==> flow/design.v <==
module pmi_ram_dp #(
  parameter pmi_wr_addr_depth = 256,
  parameter pmi_wr_addr_width = 8,
  parameter pmi_wr_data_width = 8,
  parameter pmi_rd_addr_depth = 256,
  parameter pmi_rd_addr_width = 8,
  parameter pmi_rd_data_width = 8,
  parameter pmi_regmode       = "reg",
  parameter pmi_resetmode     = "async",
  parameter pmi_family        = "common"
) (
  input  [pmi_wr_data_width-1:0] Data,
  input  [pmi_wr_addr_width-1:0] WrAddress,
  input  [pmi_rd_addr_width-1:0] RdAddress,
  input                          WrClock,
  input                          RdClock,
  input                          WrClockEn,
  input                          RdClockEn,
  input                          WE,
  input                          Reset,
  output reg [pmi_rd_data_width-1:0] Q
);
  localparam AW = $clog2(pmi_wr_addr_depth);
  reg [pmi_wr_data_width-1:0] mem [0:pmi_wr_addr_depth-1];
  reg [AW-1:0] rd_addr_q;
  always @(posedge WrClock)
    if (WrClockEn && WE)
      mem[WrAddress[AW-1:0]] <= Data;
  always @(posedge RdClock or posedge Reset)
    if (Reset) begin
      rd_addr_q <= 'd0;
      Q         <= 'd0;
    end else if (RdClockEn) begin
      rd_addr_q <= RdAddress[AW-1:0];
      Q         <= mem[rd_addr_q];
    end
endmodule
module pmi_mult #(
  parameter pmi_dataa_width         = 16,
  parameter pmi_datab_width         = 16,
  parameter pmi_sign                = "on",
  parameter pmi_additional_pipeline = 1,
  parameter pmi_input_reg           = "on",
  parameter pmi_output_reg          = "on",
  parameter pmi_family              = "common",
  parameter pmi_implementation      = "DSP"
) (
  input  [pmi_dataa_width-1:0] DataA,
  input  [pmi_datab_width-1:0] DataB,
  input                        Clock,
  input                        ClkEn,
  input                        Aclr,
  output reg [pmi_dataa_width+pmi_datab_width-1:0] Result
);
  reg [pmi_dataa_width-1:0] a_q;
  reg [pmi_datab_width-1:0] b_q;
  reg [pmi_dataa_width+pmi_datab_width-1:0] p_q;
  reg [pmi_dataa_width+pmi_datab_width-1:0] p_q2;
  always @(posedge Clock or posedge Aclr)
    if (Aclr) begin
      a_q    <= 'd0;
      b_q    <= 'd0;
      p_q    <= 'd0;
      p_q2   <= 'd0;
      Result <= 'd0;
    end else if (ClkEn) begin
      a_q    <= DataA;
      b_q    <= DataB;
      p_q    <= $signed(a_q) * $signed(b_q);
      p_q2   <= p_q;
      Result <= p_q2;
    end
endmodule
`timescale 1ns / 1ps
module Wienerfilter#(
    parameter WIDTH    = 16,
    parameter COL_NUM  = 128, 
    parameter ROW_NUM  = 2,
    localparam ADDR_DEP  =  COL_NUM * ROW_NUM,
    localparam ADDR_WID  =  $clog2(ADDR_DEP) + 'd1,
    localparam Serial_COL  =  $clog2(COL_NUM) + 'd1,
    localparam Serial_ROW  =  $clog2(ROW_NUM) + 'd1
)
(
input clk,
input rst,
input start,
input [ADDR_WID-1:0]wr_addr,
input ram_wr_en,
input [WIDTH-1:0]ram_data_in,
input  wire[7:0]rd_wiener,
input [1:0]rd_bank,
input      rd_para,
input [Serial_COL-1:0]wr_data_addr,
input ram_wr_data_en,
input [WIDTH-1:0]ram_data_wr_in,
output [WIDTH*2-1:0]DSP_ADD_DATA_o,
output reg[WIDTH*4-1:0]Wiener_data,
output reg Wiener_data_v,
output finish_cal_o,
output wire [WIDTH/2-1:0]ram_data_out_o,
output data_wr_v_o
) ;
localparam INIT      = 0,
           START     = 1, 
           READ_DATA = 2,
           WAIT_READ = 3,
           MULT_CAL  = 4,
           WAIT_CAL  = 5,
           ADD_CAL   = 6,
           DET       = 7, 
           FINISH    = 8;
reg [6:0]STATE;
reg [Serial_COL - 1:0 ]COL_cnt;
reg [Serial_ROW - 1:0 ]ROW_cnt;
reg [ADDR_WID-1:0]rd_ad_para;
reg [ADDR_WID-1:0]rd_addr;
always@(*) begin 
  rd_ad_para = rd_para? {rd_bank,rd_wiener[5:0]}:rd_addr;
end
wire [WIDTH/2-1:0]ram_data_out;
assign ram_data_out_o=ram_data_out;
wire [WIDTH-1:0]ram_data_data_out;
pmi_ram_dp
#(
  .pmi_wr_addr_depth    (ADDR_DEP ),  
  .pmi_wr_addr_width    (ADDR_WID ),  
  .pmi_wr_data_width    (WIDTH/2 ),  
  .pmi_rd_addr_depth    (ADDR_DEP ),  
  .pmi_rd_addr_width    (ADDR_WID ),  
  .pmi_rd_data_width    (WIDTH/2 ),  
  .pmi_regmode          ( "reg" ),  
  .pmi_resetmode        ("async" ),  
  .pmi_family           ("common" )   
) pmi_ram_dp_inst (
  .Data      (ram_data_in ),   
  .WrAddress (wr_addr ),   
  .RdAddress (rd_ad_para), 
  .WrClock   (clk   ),   
  .RdClock   (clk   ),   
  .WrClockEn (1 ),   
  .RdClockEn (1 ),   
  .WE        (ram_wr_en), 
  .Reset     (rst),   
  .Q         (ram_data_out )    
);
pmi_ram_dp
#(
  .pmi_wr_addr_depth    (COL_NUM ),  
  .pmi_wr_addr_width    (Serial_COL ),  
  .pmi_wr_data_width    (WIDTH ),  
  .pmi_rd_addr_depth    (COL_NUM ),  
  .pmi_rd_addr_width    (Serial_COL ),  
  .pmi_rd_data_width    (WIDTH ),  
  .pmi_regmode          ( "reg" ),  
  .pmi_resetmode        ("async" ),  
  .pmi_family           ("common" )   
) pmi_ram_dp_inst_data (
  .Data      (ram_data_wr_in ),   
  .WrAddress (wr_data_addr ),   
  .RdAddress (COL_cnt ),   
  .WrClock   (clk   ),   
  .RdClock   (clk   ),   
  .WrClockEn (1 ),   
  .RdClockEn (1 ),   
  .WE        (ram_wr_data_en), 
  .Reset     (rst),   
  .Q         (ram_data_data_out )    
);
reg finish_cal;
reg [WIDTH*2-1:0]DSP_ADD_DATA;
wire [WIDTH*2-1:0]result;
reg start_mult,start_mult_d,start_mult_dd;
reg data_wr_v;
always@(posedge clk or posedge rst) begin 
 if(rst) begin 
    STATE <= INIT;
    ROW_cnt <= 'd0;
    COL_cnt <= 'd0;
    start_mult <= 'd0;
    finish_cal <= 'd0;
    DSP_ADD_DATA <= 'd0;
    data_wr_v <='d0;
 end
 else begin 
   case(STATE) 
   INIT      :begin
    ROW_cnt <= 'd0;
    COL_cnt <= 'd0;  
    start_mult <= 'd0;
    finish_cal <= 'd0;
    DSP_ADD_DATA <= 'd0;
    data_wr_v <='d0;
    if(start) begin
        STATE <= START;
     end
    else      begin
        STATE <= INIT;
     end
        end
   START     :begin  
       STATE <= READ_DATA;
       start_mult <= 'd0;
       DSP_ADD_DATA <= DSP_ADD_DATA;
       data_wr_v <='d0;
        end
   READ_DATA :begin  
       STATE <= WAIT_READ;
       start_mult <= 'd0;
        end
   WAIT_READ :begin  
       STATE <= MULT_CAL;  
       start_mult <= 'd1;
        end
   MULT_CAL  :begin  
    STATE <= WAIT_CAL;  
    start_mult <= 'd0;
        end
   WAIT_CAL  :begin  
      if(start_mult_dd) begin STATE <= ADD_CAL;  end
      else begin STATE <= WAIT_CAL;  end
        end
   ADD_CAL :begin 
     if(COL_cnt <  COL_NUM - 'd1) begin
        COL_cnt <= COL_cnt + 'd1;
        STATE   <= START;
        data_wr_v <='d0;
        DSP_ADD_DATA <= DSP_ADD_DATA + result;
      end
     else begin
        COL_cnt <= 0;
        STATE   <= DET;
        data_wr_v <='d1;
        DSP_ADD_DATA <= DSP_ADD_DATA+ result;
      end 
   end    
   DET       :begin  
     DSP_ADD_DATA <= 'd0;
     data_wr_v <='d0;
     if(ROW_cnt <  ROW_NUM - 'd1) begin
        ROW_cnt <= ROW_cnt + 'd1;
        STATE   <= START;
        finish_cal <= 'd0;
      end
     else begin 
        ROW_cnt <= 'd0;
        STATE   <= FINISH;
        finish_cal <= 'd1;
     end
        end
   FINISH    :begin  
    data_wr_v <='d0;
    DSP_ADD_DATA <= 'd0;
    finish_cal <= 'd0;
    STATE   <= INIT;
        end
   endcase
 end
end
assign finish_cal_o = finish_cal;
assign DSP_ADD_DATA_o = DSP_ADD_DATA;
always@(posedge clk or posedge rst) begin 
    if(rst) begin 
        start_mult_d<= 'd0;
        start_mult_dd<= 'd0;
    end
    else begin 
        start_mult_d <= start_mult;
        start_mult_dd<= start_mult_d;
    end
   end
   always@(*) begin 
case(ROW_cnt) 
  'd0: rd_addr =  COL_cnt  ;
  'd1: rd_addr =  COL_NUM + COL_cnt ;
  'd2: rd_addr = {COL_NUM,1'd0 } + COL_cnt ;
  'd3: rd_addr = {COL_NUM,1'd0 } + COL_cnt + COL_NUM ;
endcase
   end
wire [WIDTH-1:0]data_in0,data_in1;
assign data_in0 = {{8{ram_data_out[WIDTH/2-1]}},ram_data_out};
 assign data_in1 = ram_data_data_out;
   pmi_mult
   #(
     .pmi_dataa_width         (WIDTH),  
     .pmi_datab_width         (WIDTH ),  
     .pmi_sign                ("on" ),  
     .pmi_additional_pipeline (1 ),  
     .pmi_input_reg           ( "on" ),  
     .pmi_output_reg          ( "on" ),  
     .pmi_family              ("common"  ),  
     .pmi_implementation      ("DSP" )   
   ) pmi_mult_dsp (
     .DataA  (data_in0 ),   
     .DataB  (data_in1 ),   
     .Clock  (clk ),   
     .ClkEn  (1 ),   
     .Aclr   (rst ),   
     .Result (result )    
   );
assign data_wr_v_o = data_wr_v;
always@(posedge clk or posedge rst)
 begin 
   if(rst) begin 
    Wiener_data  <='d0;
    Wiener_data_v<='d0;
   end
   else begin
case(ROW_cnt)
 'd0:begin if(data_wr_v) begin Wiener_data[WIDTH*1-1:WIDTH*0] <= DSP_ADD_DATA[15:0];  Wiener_data_v<='d0; end else begin Wiener_data <= Wiener_data; Wiener_data_v<='d0; end end
 'd1:begin if(data_wr_v) begin Wiener_data[WIDTH*2-1:WIDTH*1] <= DSP_ADD_DATA[15:0];  Wiener_data_v<='d0; end else begin Wiener_data <= Wiener_data; Wiener_data_v<='d0; end end
 'd2:begin if(data_wr_v) begin Wiener_data[WIDTH*3-1:WIDTH*2] <= DSP_ADD_DATA[23:8];  Wiener_data_v<='d0; end else begin Wiener_data <= Wiener_data; Wiener_data_v<='d0; end end
 'd3:begin if(data_wr_v) begin Wiener_data[WIDTH*4-1:WIDTH*3] <= DSP_ADD_DATA[23:8];  Wiener_data_v<='d1; end else begin Wiener_data <= Wiener_data; Wiener_data_v<='d0; end end
endcase 
    end
 end
endmodule
# Reports on Wienerfilter
# Each step is given for the RTL above and for the edited RTL.
# Lines under "orig" count in the file above, lines under "edited" in the edited file.
# "delta" is "edited" less "orig", of the values as shown; "rel_change_pct" is that difference over "orig", in percent.
# A cell with - has no value.
# design
top	Wienerfilter
clk_port	clk
library	sky130hd
corner	tt_025C_1v80

# Edit of the RTL
# The edit as a unified diff against the file above.
# The edit is scripted: it alters the design's behaviour and was not made to optimise anything.
# begin of diff
@@ -75,5 +75,5 @@
 module Wienerfilter#(
     parameter WIDTH    = 16,
-    parameter COL_NUM  = 128, 
+    parameter COL_NUM  = 160, 
     parameter ROW_NUM  = 2,
     localparam ADDR_DEP  =  COL_NUM * ROW_NUM,
# end of diff

# After elaboration
# Yosys after proc, flatten, opt, wreduce and memory -nomap, before mapping. Memory bits, and registers merged into a memory's read port (data or address), are not among the register bits. Print and check cells are not counted. Equal cells are merged and count once.
# Memory sizes are those after Yosys's memory passes, which may raise the word count (mostly to a power of two), join words into wider ones and drop unused or constant bits.
# classes
element	orig	edited	delta	rel_change_pct
add_sub_neg	6	6	0	0.00
multipliers	1	1	0	0.00
cmp	2	2	0	0.00
equal	11	11	0	0.00
muxes	25	25	0	0.00
reduce_and_logical	18	18	0	0.00
# ops
op	orig	edited	delta	rel_change_pct
2-to-1 mux 9 bit	0	3	3	-
2-to-1 mux 8 bit	4	2	-2	-50.00
adder 1 x 8 -> 8 bit (first input constant)	1	0	-1	-100.00
adder 8 x 1 -> 8 bit (second input constant)	1	0	-1	-100.00
adder 8 bit (first input constant)	1	0	-1	-100.00
adder 8 bit (second input constant)	1	0	-1	-100.00
less-than comparator 8 x 7 -> 1 bit (second input constant)	1	0	-1	-100.00
2-to-1 mux 7 bit	1	0	-1	-100.00
parallel mux 8 bit (select 2 bit)	1	0	-1	-100.00
parallel mux 8 bit (select 4 bit)	1	0	-1	-100.00
adder 8 x 9 -> 9 bit (first input constant)	0	1	1	-
adder 9 x 1 -> 9 bit (second input constant)	0	1	1	-
adder 9 x 8 -> 9 bit (second input constant)	0	1	1	-
adder 9 bit (first input constant)	0	1	1	-
less-than comparator 9 x 8 -> 1 bit (second input constant)	0	1	1	-
parallel mux 9 bit (select 2 bit)	0	1	1	-
parallel mux 9 bit (select 4 bit)	0	1	1	-
# Unchanged operator kinds not shown: 27.
# word_totals
element	orig	edited	delta	rel_change_pct
ff_bits	254	257	3	1.18
mem_bits_rw	4096	5120	1024	25.00
clocked_rd_ports_x_width	24	24	0	0.00
mem_count	2	2	0	0.00
input_bits	65	67	2	3.08
output_inout_bits	107	107	0	0.00
wordCells	86	86	0	0.00
# mem_list
element	orig	edited
mem_shapes	pmi_ram_dp_inst.mem 256 x 8 bit 1R1W; pmi_ram_dp_inst_data.mem 128 x 16 bit 1R1W	pmi_ram_dp_inst.mem 320 x 8 bit 1R1W; pmi_ram_dp_inst_data.mem 160 x 16 bit 1R1W

# Depth
# Yosys ltp: most cells in a row. Word level: on the elaborated netlist, between registers, memories and ports. Mapped: between sequential cells and ports; inverters and the memories' decode and read muxes count.
# depth
element	orig	edited	delta	rel_change_pct
ltp_word	4	4	0	0.00
ABC_AREA	0	0	-	-
ltp_mapped	19	20	1	5.26
ltp_nobuf	18	19	1	5.56

# After synthesis
# Yosys stat after the flow's synthesis: flattened, memories mapped to cells. It holds for the ABC_AREA given above (unset counts as 0); a run with the other value may have another netlist.
# synth_totals
element	orig	edited	delta	rel_change_pct
stdcells	7530	9442	1912	25.39
area_um2	171175.4	210040.2	38864.8	22.70
seq_area_um2	129405.4	160229.9	30824.5	23.82
ffs	4352	5379	1027	23.60
buf_cells	379	520	141	37.20
# by_type
cell	orig	edited	delta	rel_change_pct
sky130_fd_sc_hd__edfxtp_1	4096	5120	1024	25.00
sky130_fd_sc_hd__mux4_2	1352	1512	160	11.83
sky130_fd_sc_hd__nor2_1	454	556	102	22.47
sky130_fd_sc_hd__a22o_1	2	98	96	4800.00
sky130_fd_sc_hd__a221oi_1	1	97	96	9600.00
sky130_fd_sc_hd__buf_2	53	145	92	173.58
sky130_fd_sc_hd__a22oi_1	0	80	80	-
sky130_fd_sc_hd__clkbuf_1	246	310	64	26.02
sky130_fd_sc_hd__o22ai_1	1	48	47	4700.00
sky130_fd_sc_hd__nand2_1	103	138	35	33.98
sky130_fd_sc_hd__a21oi_1	47	79	32	68.09
sky130_fd_sc_hd__buf_1	78	55	-23	-29.49
sky130_fd_sc_hd__o21ai_0	43	64	21	48.84
sky130_fd_sc_hd__mux2_2	87	68	-19	-21.84
sky130_fd_sc_hd__nor3_1	18	36	18	100.00
sky130_fd_sc_hd__nand2b_1	11	28	17	154.55
sky130_fd_sc_hd__o211ai_1	4	18	14	350.00
sky130_fd_sc_hd__o21ai_1	0	11	11	-
# Unchanged cell types not shown: 9.
# The list need not be complete.
# The figures by module come from a second, unflattened synthesis with its own total; it is not the netlist above.
# hier_totals
element	orig	edited	delta	rel_change_pct
hier_cells	9712	11463	1751	18.03
hier_area_um2	181348.9	221467.4	40118.5	22.12
# Rows give one instance, submodules left out.
# by_module_orig
module	instances	cells	area_um2	mod_seq_area_um2
pmi_ram_dp	1	3912	80270.7	61899.4
pmi_ram_dp	1	3843	80114.3	62074.5
pmi_mult	1	1356	14453.9	3203.1
Wienerfilter	1	601	6510.0	3029.2
# by_module_edited
module	instances	cells	area_um2	mod_seq_area_um2
pmi_ram_dp	1	4672	100091.0	77299.1
pmi_ram_dp	1	4776	100053.5	77474.3
pmi_mult	1	1355	14501.4	3203.1
Wienerfilter	1	660	6821.5	3054.2

# Path before layout
# OpenSTA on the mapped netlist: ideal clock, no wires. The path of least setup slack (recovery checks aside). Input and output delay are each 20% of the period. Register names are those of the netlist, which keeps one name where synthesis merged equal registers.
# synth_timing
element	orig	edited	delta	rel_change_pct
path_kind	register -> register	register -> register	-	-
start	register pmi_mult_dsp.a_q[7]	register pmi_mult_dsp.a_q[7]	-	-
end	register pmi_mult_dsp.p_q[30]	register pmi_mult_dsp.p_q[20]	-	-
tclk_ns	5.6	5.6	0.0	0.00
setup_ns	0.125	0.080	-0.045	-
launch_ns	0.000	0.000	0.000	-
arrival_ns	4.639	4.544	-0.095	-2.05
required_time_ns	5.475	5.520	0.045	0.82
slack_ns	0.836	0.976	0.140	-
path_delay_ns	4.764	4.624	-0.140	-2.94
driving_pins	17	20	3	17.65
path_buffers	1	1	0	0.00
synth_period_reached_ns	4.764	4.624	-0.140	-2.94
# "path_delay_ns" = arrival - input delay + setup time.
# "driving_pins": output pins that drive a net of the path, with the launching flip-flop's if there is one; two outputs of one cell count as two.
# "synth_period_reached_ns" = period - worst setup slack (recovery checks aside). The figure is calculated, with input and output delays left at 20% of the set period.
# Between the ends stands the longest chain of elaborated cells between them, by number of cells; it is not shown to be the way that was timed. Of several equally long chains one is given.
# Each line given opens the expression or statement behind the cell; cells for indexed reads and writes are added by Yosys, which also makes memories of some case tables.
# synth_between_orig
path_cell_list	sky130_fd_sc_hd__dfrtp_1 -> sky130_fd_sc_hd__inv_1 -> sky130_fd_sc_hd__buf_1 -> sky130_fd_sc_hd__nor2_1 -> sky130_fd_sc_hd__fa_1 -> sky130_fd_sc_hd__fa_1 -> sky130_fd_sc_hd__fa_1 -> sky130_fd_sc_hd__inv_1 -> sky130_fd_sc_hd__fa_1 -> sky130_fd_sc_hd__inv_1 -> sky130_fd_sc_hd__ha_1 -> sky130_fd_sc_hd__o2111a_1 -> sky130_fd_sc_hd__a21o_1 -> sky130_fd_sc_hd__o41ai_1 -> sky130_fd_sc_hd__o21ai_0 -> sky130_fd_sc_hd__a31oi_1 -> sky130_fd_sc_hd__xnor2_1
elab_chain_cells	1
cells_between	1
lines_between	1
cone_classes	1 x mul
# synth_rtl_orig
element	line_no	rtl
start, declared	55	reg [pmi_dataa_width-1:0] a_q;
start, assigned	61	a_q    <= 'd0;
start, assigned	67	a_q    <= DataA;
multiplier 8 x 16 -> 24 bit	69	p_q    <= $signed(a_q) * $signed(b_q);
end, assigned	63	p_q    <= 'd0;
end, assigned	69
end, declared	57	reg [pmi_dataa_width+pmi_datab_width-1:0] p_q;
# synth_between_edited
path_cell_list	sky130_fd_sc_hd__dfrtp_1 -> sky130_fd_sc_hd__inv_1 -> sky130_fd_sc_hd__clkbuf_1 -> sky130_fd_sc_hd__fa_1 -> sky130_fd_sc_hd__fa_1 -> sky130_fd_sc_hd__inv_1 -> sky130_fd_sc_hd__fa_1 -> sky130_fd_sc_hd__inv_1 -> sky130_fd_sc_hd__fa_1 -> sky130_fd_sc_hd__inv_1 -> sky130_fd_sc_hd__ha_1 -> sky130_fd_sc_hd__o21a_1 -> sky130_fd_sc_hd__o31a_1 -> sky130_fd_sc_hd__o21ai_0 -> sky130_fd_sc_hd__a21oi_1 -> sky130_fd_sc_hd__o21bai_1 -> sky130_fd_sc_hd__o21ai_0 -> sky130_fd_sc_hd__o21a_1 -> sky130_fd_sc_hd__nor2_1 -> sky130_fd_sc_hd__xnor2_1
elab_chain_cells	1
cells_between	1
lines_between	1
cone_classes	1 x mul
# synth_rtl_edited
element	line_no	rtl
start, declared	55	reg [pmi_dataa_width-1:0] a_q;
start, assigned	61	a_q    <= 'd0;
start, assigned	67	a_q    <= DataA;
multiplier 8 x 16 -> 24 bit	69	p_q    <= $signed(a_q) * $signed(b_q);
end, assigned	63	p_q    <= 'd0;
end, assigned	69
end, declared	57	reg [pmi_dataa_width+pmi_datab_width-1:0] p_q;

# Timing after layout
# From the final timing report of the runs of pair 1: the path of least setup slack in the routed layout; clock arrival at registers is part of the times.
# layout_timing
element	orig	edited	delta	rel_change_pct
path_kind	register -> register	register -> register	-	-
start	register pmi_mult_dsp.a_q[2]	register pmi_mult_dsp.a_q[2]	-	-
end	register pmi_mult_dsp.p_q[22]	register pmi_mult_dsp.p_q[20]	-	-
tclk_ns	5.6	5.6	0.0	0.00
setup_ns	0.12	0.07	-0.05	-
launch_ns	0.94	1.02	0.08	8.51
arrival_ns	5.91	6.01	0.10	1.69
required_time_ns	6.39	6.55	0.16	2.50
slack_ns	0.48	0.54	0.06	-
driving_pins	17	19	2	11.76
path_buffers	0	0	0	-
# Between the ends stands the longest chain of elaborated cells between them, by number of cells; it is not shown to be the way that was timed. Of several equally long chains one is given.
# layout_between_orig
path_cell_list	sky130_fd_sc_hd__dfrtp_1 -> sky130_fd_sc_hd__nand2_1 -> sky130_fd_sc_hd__fa_1 -> sky130_fd_sc_hd__fa_1 -> sky130_fd_sc_hd__inv_1 -> sky130_fd_sc_hd__fa_1 -> sky130_fd_sc_hd__inv_1 -> sky130_fd_sc_hd__fa_1 -> sky130_fd_sc_hd__inv_1 -> sky130_fd_sc_hd__ha_1 -> sky130_fd_sc_hd__o21ai_0 -> sky130_fd_sc_hd__nand2b_1 -> sky130_fd_sc_hd__a311oi_1 -> sky130_fd_sc_hd__o31ai_1 -> sky130_fd_sc_hd__a211oi_1 -> sky130_fd_sc_hd__a21oi_1 -> sky130_fd_sc_hd__xor2_1
elab_chain_cells	1
cells_between	1
lines_between	1
cone_classes	1 x mul
# layout_rtl_orig
element	line_no	rtl
start, declared	55	reg [pmi_dataa_width-1:0] a_q;
start, assigned	61	a_q    <= 'd0;
start, assigned	67	a_q    <= DataA;
multiplier 8 x 16 -> 24 bit	69	p_q    <= $signed(a_q) * $signed(b_q);
end, assigned	63	p_q    <= 'd0;
end, assigned	69
end, declared	57	reg [pmi_dataa_width+pmi_datab_width-1:0] p_q;
# layout_between_edited
path_cell_list	sky130_fd_sc_hd__dfrtp_1 -> sky130_fd_sc_hd__nand2_1 -> sky130_fd_sc_hd__fa_1 -> sky130_fd_sc_hd__fa_1 -> sky130_fd_sc_hd__inv_1 -> sky130_fd_sc_hd__fa_1 -> sky130_fd_sc_hd__inv_1 -> sky130_fd_sc_hd__fa_1 -> sky130_fd_sc_hd__inv_1 -> sky130_fd_sc_hd__ha_1 -> sky130_fd_sc_hd__o21a_1 -> sky130_fd_sc_hd__o31a_1 -> sky130_fd_sc_hd__o21ai_0 -> sky130_fd_sc_hd__a21oi_1 -> sky130_fd_sc_hd__o21bai_1 -> sky130_fd_sc_hd__o21ai_0 -> sky130_fd_sc_hd__o21a_1 -> sky130_fd_sc_hd__nor2_1 -> sky130_fd_sc_hd__xnor2_1
elab_chain_cells	1
cells_between	1
lines_between	1
cone_classes	1 x mul
# layout_rtl_edited
element	line_no	rtl
start, declared	55	reg [pmi_dataa_width-1:0] a_q;
start, assigned	61	a_q    <= 'd0;
start, assigned	67	a_q    <= DataA;
multiplier 8 x 16 -> 24 bit	69	p_q    <= $signed(a_q) * $signed(b_q);
end, assigned	63	p_q    <= 'd0;
end, assigned	69
end, declared	57	reg [pmi_dataa_width+pmi_datab_width-1:0] p_q;

# Flow runs
# Runs of the flow (Yosys, OpenROAD) on both versions; the two runs of a pair have the same settings. The constraints put input and output delay at 20% of the set period each and load the outputs with 0.01 pF.
# flow_settings_pair_1
CORE_UTILIZATION	45
period_ns	5.6
CAP_MARGIN	20
CORE_MARGIN	2
SLEW_MARGIN	20
# measured_pair_1
element	orig	edited	delta	rel_change_pct
yosys.chip_area_um2	171175.4	210040.2	38864.8	22.70
total_die_area_um2	385337.0	472237.0	86900.0	22.55
layout_stdcell_area_um2	194301.0	241181.0	46880.0	24.13
ws_setup_ns	0.475	0.536	0.061	-
fin_hold_ws_ns	0.330	0.322	-0.008	-
design_power_uw	70092	86692	16600	23.68
# flow_settings_pair_2
ABC_AREA	1
CAP_MARGIN	0
CORE_ASPECT_RATIO	1.67
CORE_UTILIZATION	56
PLACE_DENSITY_LB_ADDON	0.2
SLEW_MARGIN	0
period_ns	3.72
CORE_MARGIN	2
# measured_pair_2
element	orig	edited	delta	rel_change_pct
yosys.chip_area_um2	178527.5	219101.4	40573.9	22.73
total_die_area_um2	323483.0	396435.0	72952.0	22.55
layout_stdcell_area_um2	201857.0	248930.0	47073.0	23.32
ws_setup_ns	-0.347	-0.459	-0.112	-
design_power_uw	162814	208266	45452	27.92
# "design_power_uw" is the tool's figure for a default switching activity; nothing was simulated.
